==> flow/design.v <==
module DECODER(
input  wire [3:2] ALU_FUN,
output reg Arith_Enable,
output reg Logic_Enable,
output reg CMP_Enable, 
output reg Shift_Enable
);
always @(*)
   begin
     Arith_Enable   = 1'b0;
	 Logic_Enable = 1'b0;
	 CMP_Enable   = 1'b0;
	 Shift_Enable = 1'b0;
     case(ALU_FUN)
	     2'b00 : Arith_Enable = 1'b1;
	     2'b01 : Logic_Enable = 1'b1;
	     2'b10 : CMP_Enable   = 1'b1;
	     2'b11 : Shift_Enable = 1'b1;
	  endcase
   end 
 endmodule
module ARITHMETIC_UNIT #(parameter width = 16 , Arith_width = width + width )(
input wire signed [width-1:0] A,
input wire signed [width-1:0] B, 
input wire [1:0] ALU_FUN,
input wire Arith_Enable,
input wire CLK,
input wire RST,
output reg signed [Arith_width-1:0] Arith_OUT,
output reg        Carry_OUT,
output reg        Arith_Flag
);
reg [Arith_width-1:0] Arith_OUT0;
reg                   Carry_OUT0;
reg                   Arith_Flag0;
always @(posedge CLK, negedge RST)
  begin 
    if(!RST)
	 begin
	    Arith_OUT <= 'b0;
		Carry_OUT <= 16'b0;
		Arith_Flag<= 1'b0;
	 end
	else
	 begin
	    Arith_OUT <= Arith_OUT0;
		if(Arith_Enable)
		  Carry_OUT <= Carry_OUT0;
		Arith_Flag<= Arith_Flag0;
	 end
  end
always @(*)
  begin
     if(Arith_Enable)
	 begin
	     Arith_Flag0 = 1'b1;
	     case(ALU_FUN)
		     2'b00 : {Carry_OUT0,Arith_OUT0} = A+B;
			 2'b01 : {Carry_OUT0,Arith_OUT0} = A-B;
			 2'b10 : {Carry_OUT0,Arith_OUT0} = A*B;
			 2'b11 : {Carry_OUT0,Arith_OUT0} = (B == 0) ? 1'sb0 : A/B;
		  endcase
	 end
	 else
	   begin
	     Arith_OUT0  = 'b0;
		 Carry_OUT0  = 1'b0;
		 Arith_Flag0 = 1'b0;
	   end
  end
endmodule
module LOGIC_UNIT #(parameter width = 16 , Logic_width = width)(
input wire  [width-1:0] A,
input wire  [width-1:0] B, 
input wire [1:0] ALU_FUN,
input wire Logic_Enable,
input wire CLK,
input wire RST,
output reg [Logic_width-1:0] Logic_OUT,
output reg         Logic_Flag
);
reg [Logic_width-1:0] Logic_OUT0; 
reg                   Logic_Flag0 ;
always @(posedge CLK, negedge RST)
  begin
    if(!RST)
	 begin
	    Logic_OUT <= 'b0;
		Logic_Flag<= 1'b0;
	 end
	else
	 begin
	  Logic_OUT <= Logic_OUT0;
		Logic_Flag<= Logic_Flag0;
	 end
  end
always @(*)
  begin
     if(Logic_Enable)
	 begin
	     Logic_Flag0 = 1'b1;
	     case(ALU_FUN)
		   2'b00 : Logic_OUT0 = A&B;
			 2'b01 : Logic_OUT0 = A|B;
			 2'b10 : Logic_OUT0 = ~(A&B);
			 2'b11 : Logic_OUT0 = ~(A|B);
		  endcase
	 end
	 else
	   begin
	     Logic_OUT0  = 'b0;
		 Logic_Flag0 = 1'b0;
	   end
  end
endmodule
module CMP_UNIT #(parameter width = 16 , CMP_width   = width )(
input wire  [width-1:0] A,
input wire  [width-1:0] B, 
input wire [1:0] ALU_FUN,
input wire CMP_Enable,
input wire CLK,
input wire RST,
output reg [CMP_width-1:0] CMP_OUT,
output reg         CMP_Flag
);
reg [CMP_width-1:0] CMP_OUT0;
reg                 CMP_Flag0 ;
reg [CMP_width-1:0] EQ ;
reg [CMP_width-1:0] GR ; 
reg [CMP_width-1:0] LW;
always @(posedge CLK , negedge RST)
  begin
    if(!RST)
	 begin
	    CMP_OUT <= 'b0;
		CMP_Flag<= 1'b0;
	 end
	else
	 begin
	    CMP_OUT <= CMP_OUT0;
		CMP_Flag<= CMP_Flag0;
	 end
  end
always @(*)
  begin
     if(A==B)
       EQ ='b1;
     else 
       EQ ='b0;
     if(A>B)
       GR ='b10;
     else 
       GR ='b0;
     if(A<B)
       LW ='b11;
     else 
       LW ='b0;
     if(CMP_Enable)
	   begin
	     CMP_Flag0 = 1'b1;
	     case(ALU_FUN)
		     2'b00 : CMP_OUT0 = 'b0;
			 2'b01 : CMP_OUT0 = EQ;
			 2'b10 : CMP_OUT0 = GR;
			 2'b11 : CMP_OUT0 = LW;
		  endcase
	   end
	 else
	   begin
	     CMP_OUT0  = 'b0;
		 CMP_Flag0 = 1'b0;
	   end
  end
endmodule
module SHIFT_UNIT #(parameter width = 16 , Shift_width = width)(
input wire  [width-1:0] A,
input wire  [width-1:0] B, 
input wire [1:0] ALU_FUN,
input wire Shift_Enable,
input wire CLK,
input wire RST,
output reg [Shift_width-1:0] Shift_OUT,
output reg         Shift_Flag
);
reg [Shift_width-1:0] Shift_OUT0;
reg                   Shift_Flag0 ;
always @(posedge CLK, negedge RST)
  begin
    if(!RST)
	 begin
	    Shift_OUT <= 'b0;
		Shift_Flag<= 1'b0;
	 end
	else
	 begin
	    Shift_OUT <= Shift_OUT0;
		Shift_Flag<= Shift_Flag0;
	 end
  end
always @(*)
  begin
     if(Shift_Enable)
	 begin
	     Shift_Flag0 = 1'b1;
	     case(ALU_FUN)
		     2'b00 : Shift_OUT0 = A>>1'b1;
			 2'b01 : Shift_OUT0 = A<<1'b1;
			 2'b10 : Shift_OUT0 = B>>1'b1;
			 2'b11 : Shift_OUT0 = B<<1'b1;
		  endcase
	 end
	 else
	   begin
	     Shift_OUT0  = 'b0;
		 Shift_Flag0 = 1'b0;
	   end
  end
endmodule
module ALU_Top #(parameter width = 16 ,
                   Arith_width = width + width ,
                   Logic_width = width,	
                   CMP_width   = width,
                   Shift_width = width)(
input wire [width-1:0] A,
input wire [width-1:0] B,
input wire CLK,
input wire RST,
input wire [3:0] ALU_FUN,
output wire [Arith_width-1:0]  Arith_OUT,
output wire                    Carry_OUT,
output wire                    Arith_Flag,
output wire [Logic_width-1:0]  Logic_OUT,  
output wire                    Logic_Flag,
output wire [CMP_width-1:0]    CMP_OUT,    
output wire                    CMP_Flag,
output wire [Shift_width-1:0]  Shift_OUT,
output wire                    Shift_Flag
);
wire Arith_Enable ,Logic_Enable , CMP_Enable , Shift_Enable;
DECODER u_decoder(
.ALU_FUN(ALU_FUN[3:2]),
.Arith_Enable(Arith_Enable),
.Logic_Enable(Logic_Enable),
.CMP_Enable(CMP_Enable),
.Shift_Enable(Shift_Enable)
);
ARITHMETIC_UNIT #(.width(width),.Arith_width(Arith_width)) u_arithmatic(
.A(A),
.B(B),
.ALU_FUN(ALU_FUN[1:0]),
.CLK(CLK),
.RST(RST),
.Arith_Enable(Arith_Enable),
.Arith_OUT(Arith_OUT),
.Carry_OUT(Carry_OUT),
.Arith_Flag(Arith_Flag)
);
LOGIC_UNIT #(.width(width),.Logic_width(Logic_width)) u_logic(
.A(A),
.B(B),
.ALU_FUN(ALU_FUN[1:0]),
.CLK(CLK),
.RST(RST),
.Logic_Enable(Logic_Enable),
.Logic_OUT(Logic_OUT),
.Logic_Flag(Logic_Flag)
);
CMP_UNIT #(.width(width),.CMP_width(CMP_width)) u_cmp(
.A(A),
.B(B),
.ALU_FUN(ALU_FUN[1:0]),
.CLK(CLK),
.RST(RST),
.CMP_Enable(CMP_Enable),
.CMP_OUT(CMP_OUT),
.CMP_Flag(CMP_Flag)
);
SHIFT_UNIT #(.width(width),.Shift_width(Shift_width)) u_shift(
.A(A),
.B(B),
.ALU_FUN(ALU_FUN[1:0]),
.CLK(CLK),
.RST(RST),
.Shift_Enable(Shift_Enable),
.Shift_OUT(Shift_OUT),
.Shift_Flag(Shift_Flag)
);
endmodule
; ---- Step by step through the tools: ALU_Top
; Tool output for the design above, in the order of the flow.
; Line numbers count from 1 in the design file above.
; Operators carry their Yosys type and port widths (W data, S select, Z words).
; Cell names lack the library's common part.
; The mark - stands for no value.
[inputs]
design = ALU_Top
clk_port = CLK
lib = sky130hd
pvt_corner = tt_025C_1v80

; ---- Elaborated design
; Yosys after proc, flatten, opt, wreduce and memory -nomap, before mapping. Memory bits, and registers merged into a memory's read port (data or address), are not among the register bits. Print and check cells are not counted. Equal cells are merged and count once.
[word_totals]
ff_bits = 85
inputBits = 38
output_inout_bits = 85
elab_cells = 53
[op_classes]
n_addsub = 2
multipliers = 1
n_div = 1
compare = 2
equal = 7
muxes = 20
logic = 4
reduce_and_logical = 7
[ops]
columns = operator, count
row1 = $div A16 B16 Y33, 1
row2 = $mul A16 B16 Y32, 1
row3 = $pmux W16 S4, 3
row4 = $pmux W33 S4, 1
row5 = $mux W16, 3
row6 = $mux W33, 1
row7 = $not A16 Y16, 2
row8 = $mux W32, 1
row9 = $add A16 B16 Y17, 1
row10 = $sub A16 B16 Y17, 1
row11 = $gt A16 B16 Y1, 1
row12 = $lt A16 B16 Y1, 1
row13 = $eq A16 B16 Y1, 1
row14 = $and A16 B16 Y16, 1
row15 = $or A16 B16 Y16, 1
row16 = $logic_not A16 Y1, 1
row17 = $reduce_or A3 Y1, 4
row18 = $eq A2 B2 Y1 const B, 4
row19 = $pmux W1 S2, 4
row20 = $mux W1, 5
row21 = $eq A2 B1 Y1 const B, 2
row22 = $logic_not A2 Y1, 2
row23 = $mux W2, 2

; ---- Logic depth
; Depth = most cells in a row (Yosys ltp): at word level without a register or memory, in the mapped netlist without a sequential cell, where the memories' decode and read muxes count.
[logic_depth]
word_depth = 4
abc_area = 0
depth_mapped = 367
depth_no_buf = 335

; ---- After synthesis
; Yosys stat after the flow's synthesis: flattened, memories mapped to cells. It holds for the ABC_AREA given above (unset counts as 0); a run with the other value may have another netlist.
; Totals and module areas in this step are rounded.
[synth_totals]
stdcells = 6281
synth_area_mm2 = 0.0464
sequential_area_mm2 = 0.00178
flip_flops = 71
buffers = 229
[by_type]
columns = cell_type, count, area_total_um2
row1 = ha_1, 695, 8695.84
row2 = fa_1, 264, 5.29E+03
row3 = xnor2_1, 308, 2.7E+03
row4 = nand2_1, 629, 2.36E+03
row5 = a21oi_1, 470, 2.35E+03
row6 = nor2_1, 591, 2.22E+03
row7 = inv_1, 486, 1824.25
row8 = dfrtp_1, 71, 1.78E+03
row9 = a21o_1, 215, 1.61E+03
row10 = o21ai_0, 318, 1.59E+03
row11 = xor2_1, 159, 1.39E+03
row12 = o21a_1, 137, 1.03E+03
row13 = nor3_1, 178, 890.854
row14 = mux2_2, 58, 653.126
row15 = clkbuf_1, 155, 581.808
row16 = o211ai_1, 71, 533.011
row17 = nand3_1, 104, 520.499
row18 = nor2b_1, 78, 487.968
; Not listed: further types 95, cells in them 1294.
; The figures by module come from a second, unflattened synthesis with its own total; it is not the netlist above.
[hier_totals]
hier_cells = 6390
hier_area_mm2 = 0.0472
; Rows give one instance, submodules left out.
[modules]
columns = module, n_inst, n_cells, area_mm2, seq_area_mm2
row1 = ARITHMETIC_UNIT, 1, 6190, 0.0449, 0.000851
row2 = LOGIC_UNIT, 1, 56, 0.000807, 0.000425
row3 = SHIFT_UNIT, 1, 55, 0.000732, 0.000425
row4 = CMP_UNIT, 1, 85, 0.000644, 0.0000751
row5 = DECODER, 1, 4, 0.0000263, 0
row6 = ALU_Top, 1, 0, 0, 0

; ---- Worst setup path after synthesis
; Source: OpenSTA report_checks on the synthesized netlist (no wires, ideal clock, input and output delay 20% of the period each), path of least setup slack; recovery checks are left aside. Register names are those of the netlist, which keeps one name where synthesis merged equal registers.
[synth_path]
path_type = input -> register
startpoint = input B[0]
endpoint = register u_arithmatic.Arith_OUT[22]
period_ps = 95000
in_delay_ps = 19000
setup_time_ps = 137
t_first_pin_ps = 19000
arrival_time_ps = 91627
t_required_ps = 94863
path_slack_ps = 3236
delay_ps = 72764
path_stages = 336
n_path_buf = 51
period_less_setup_slack_ps = 91764
; "delay_ps" is the arrival time less input delay plus setup time.
; "path_stages" counts driving pins, that of a launching flip-flop among them; a cell with two outputs on the path counts twice.
; "period_less_setup_slack_ps" is the clock period less the worst setup slack; recovery checks do not enter. This is arithmetic on one report: input and output delays are still those of the set period (20% each).
; The rows between start and end are the longest chain of elaborated cells between them; the timing report does not say that the signal goes this way. Where chains are equally long, one stands for them.
; A line is the first line of the expression or statement that the cell stems from. Yosys adds cells for indexed reads and writes and turns some case tables into memories.
[synth_between]
path_cell_list = inv_1 buf_1 ha_1 or3b_1 or4_4 o21ai_4 nand4_2 nor2_4 and2_1 nand3b_1 inv_1 nand2_1 a21o_1 nor2_1 ha_1 o21a_1 o21a_1 nor2_1 (+300 left out) ha_1 a21o_1 a21o_1 a21oi_1 nor2b_1 o21ai_0 nand2b_1 a21oi_1 and3_1 clkbuf_1 ha_1 inv_1 nor4_1 nand4_1 or2_2 o31ai_1 xnor2_1 o22ai_1
elab_chain_cells = 4
cone_cells = 8
cone_lines = 6
cone_classes = 2 x add/sub; 1 x mul; 1 x div; 3 x mux; 1 x reduce/logical
[synth_rtl]
columns = item, line
row1 = "start, declared", 225  ; input wire [width-1:0] B,
row2 = $div A16 B16 Y33, 61  ; 2'b11 : {Carry_OUT0,Arith_OUT0} = (B == 0) ? 1'sb0 : A/B;
row3 = $mux W33, 61
row4 = $pmux W33 S4, 57  ; case(ALU_FUN)
row5 = $mux W32, 54  ; if(Arith_Enable)
row6 = "end, assigned", 40  ; Arith_OUT <= 'b0;
row7 = "end, assigned", 46  ; Arith_OUT <= Arith_OUT0;
row8 = "end, declared", 29  ; output reg signed [Arith_width-1:0] Arith_OUT,

; ---- Worst path after layout
; From the final timing report of flow run 1: the path of least setup slack in the routed layout; clock arrival at registers is part of the times.
; The path's times are printed in steps of 10 ps; the period is the one set.
[layout_path]
path_type = input -> register
startpoint = input B[1]
endpoint = register u_arithmatic.Arith_OUT[18]
period_ps = 154000
in_delay_ps = 30800
setup_time_ps = 120
t_first_pin_ps = 30800
arrival_time_ps = 130550
t_required_ps = 154310
path_slack_ps = 23750
path_stages = 308
n_path_buf = 18
; The rows between start and end are the longest chain of elaborated cells between them; the timing report does not say that the signal goes this way. Where chains are equally long, one stands for them.
[layout_between]
path_cell_list = clkdlybuf4s50_1 buf_4 clkinv_1 ha_1 or3b_1 or4_4 o21ai_4 nand4_2 nor2_4 and2_1 nand3b_1 inv_1 nand2_1 a21o_1 nor2_1 ha_1 o21a_1 o21a_1 (+272 left out) a21o_1 a21o_1 a21o_1 a21oi_1 nor2b_1 o21ai_0 nand2b_1 a21oi_1 and3_1 ha_1 inv_1 nor4_1 buf_4 nand4_1 o21ai_0 xnor2_1 a221oi_1 nor2_1
elab_chain_cells = 4
cone_cells = 8
cone_lines = 6
cone_classes = 2 x add/sub; 1 x mul; 1 x div; 3 x mux; 1 x reduce/logical
[layout_rtl]
columns = item, line
row1 = "start, declared", 225  ; input wire [width-1:0] B,
row2 = $div A16 B16 Y33, 61  ; 2'b11 : {Carry_OUT0,Arith_OUT0} = (B == 0) ? 1'sb0 : A/B;
row3 = $mux W33, 61
row4 = $pmux W33 S4, 57  ; case(ALU_FUN)
row5 = $mux W32, 54  ; if(Arith_Enable)
row6 = "end, assigned", 40  ; Arith_OUT <= 'b0;
row7 = "end, assigned", 46  ; Arith_OUT <= Arith_OUT0;
row8 = "end, declared", 29  ; output reg signed [Arith_width-1:0] Arith_OUT,

; ALU_Top through Yosys and OpenROAD on sky130hd: 5 stored runs, unordered, with their settings and measured results. The constraints put input and output delay at 20% of the set period each and load the outputs with 0.01 pF.
; By "achievedPeriod_ps" is meant the clock period of the run minus its worst setup slack. This is arithmetic on one report: input and output delays are still those of the set period (20% each).
; "worstPathTime_ps" = time allowed to the worst setup path (clock period - input delay - output delay, where it has them) - its slack; a late launch clock adds to it, a late capture clock takes from it.
; "worstPathTime_ps" is known to 10 ps.
; Measured values are rounded.

[flow run 1: settings]
CAP_MARGIN = 0
CELL_PAD_IN_SITES_DETAIL_PLACEMENT = 1
CORE_ASPECT_RATIO = 0.83
CORE_UTILIZATION = 18
CTS_CLUSTER_DIAMETER = 388
GPL_TIMING_DRIVEN = 1
MIN_ROUTING_LAYER = met2
PLACE_DENSITY_LB_ADDON = 0.08
TNS_END_PERCENT = 75
period_ns = 154.0
CORE_MARGIN = 2
SLEW_MARGIN = 20
[flow run 1: results]
die_mm2 = 0.262
ws_hold_ps = 551
post_route_stdcell_area_mm2 = 0.0531
post_synth_area_mm2 = 0.0464
worstPathTime_ps = 99450
critical_path_kind = input -> register
achievedPeriod_ps = 130249
utilization_pct = 20.7
timing.setup.tns_ps = 0
setup_worst_slack_ps = 23800

[flow run 2: settings]
ABC_AREA = 1
CORE_MARGIN = 5
CORE_UTILIZATION = 20
CTS_CLUSTER_DIAMETER = 156
CTS_CLUSTER_SIZE = 49
MIN_ROUTING_LAYER = met2
SLEW_MARGIN = 40
TNS_END_PERCENT = 50
period_ns = 84.6
CAP_MARGIN = 20
[flow run 2: results]
die_mm2 = 0.234
ws_hold_ps = 684
post_route_stdcell_area_mm2 = 0.0691
post_synth_area_mm2 = 0.0449
worstPathTime_ps = 66770
critical_path_kind = input -> register
achievedPeriod_ps = 83687
utilization_pct = 31.0
timing.setup.tns_ps = 0
setup_worst_slack_ps = 913

[flow run 3: settings]
CTS_CLUSTER_SIZE = 49
TNS_END_PERCENT = 50
period_ns = 95.0
CAP_MARGIN = 20
CORE_MARGIN = 2
CORE_UTILIZATION = 40
SLEW_MARGIN = 20
[flow run 3: results]
die_mm2 = 0.119
ws_hold_ps = 701
post_route_stdcell_area_mm2 = 0.0557
post_synth_area_mm2 = 0.0464
worstPathTime_ps = 72030
critical_path_kind = input -> register
achievedPeriod_ps = 91029
utilization_pct = 48.5
timing.setup.tns_ps = 0
setup_worst_slack_ps = 3970

[flow run 4: settings]
CORE_UTILIZATION = 62
CTS_CLUSTER_SIZE = 66
GPL_ROUTABILITY_DRIVEN = 1
MAX_ROUTING_LAYER = met4
PLACE_DENSITY = 0.88
SETUP_SLACK_MARGIN = 5.0
period_ns = 145.0
CAP_MARGIN = 20
CORE_MARGIN = 2
SLEW_MARGIN = 20
[flow run 4: results]
die_mm2 = 0.077
ws_hold_ps = 766
post_route_stdcell_area_mm2 = 0.0495
post_synth_area_mm2 = 0.0464
worstPathTime_ps = 88320
critical_path_kind = input -> register
achievedPeriod_ps = 117316
utilization_pct = 66.7
timing.setup.tns_ps = 0
setup_worst_slack_ps = 27700

[flow run 5: settings]
CTS_CLUSTER_DIAMETER = 156
CTS_CLUSTER_SIZE = 49
TNS_END_PERCENT = 50
period_ns = 95.0
CAP_MARGIN = 20
CORE_MARGIN = 2
CORE_UTILIZATION = 40
SLEW_MARGIN = 20
[flow run 5: results]
die_mm2 = 0.119
ws_hold_ps = 701
post_route_stdcell_area_mm2 = 0.0557
post_synth_area_mm2 = 0.0464
worstPathTime_ps = 72030
critical_path_kind = input -> register
achievedPeriod_ps = 91029
utilization_pct = 48.5
timing.setup.tns_ps = 0
setup_worst_slack_ps = 3970
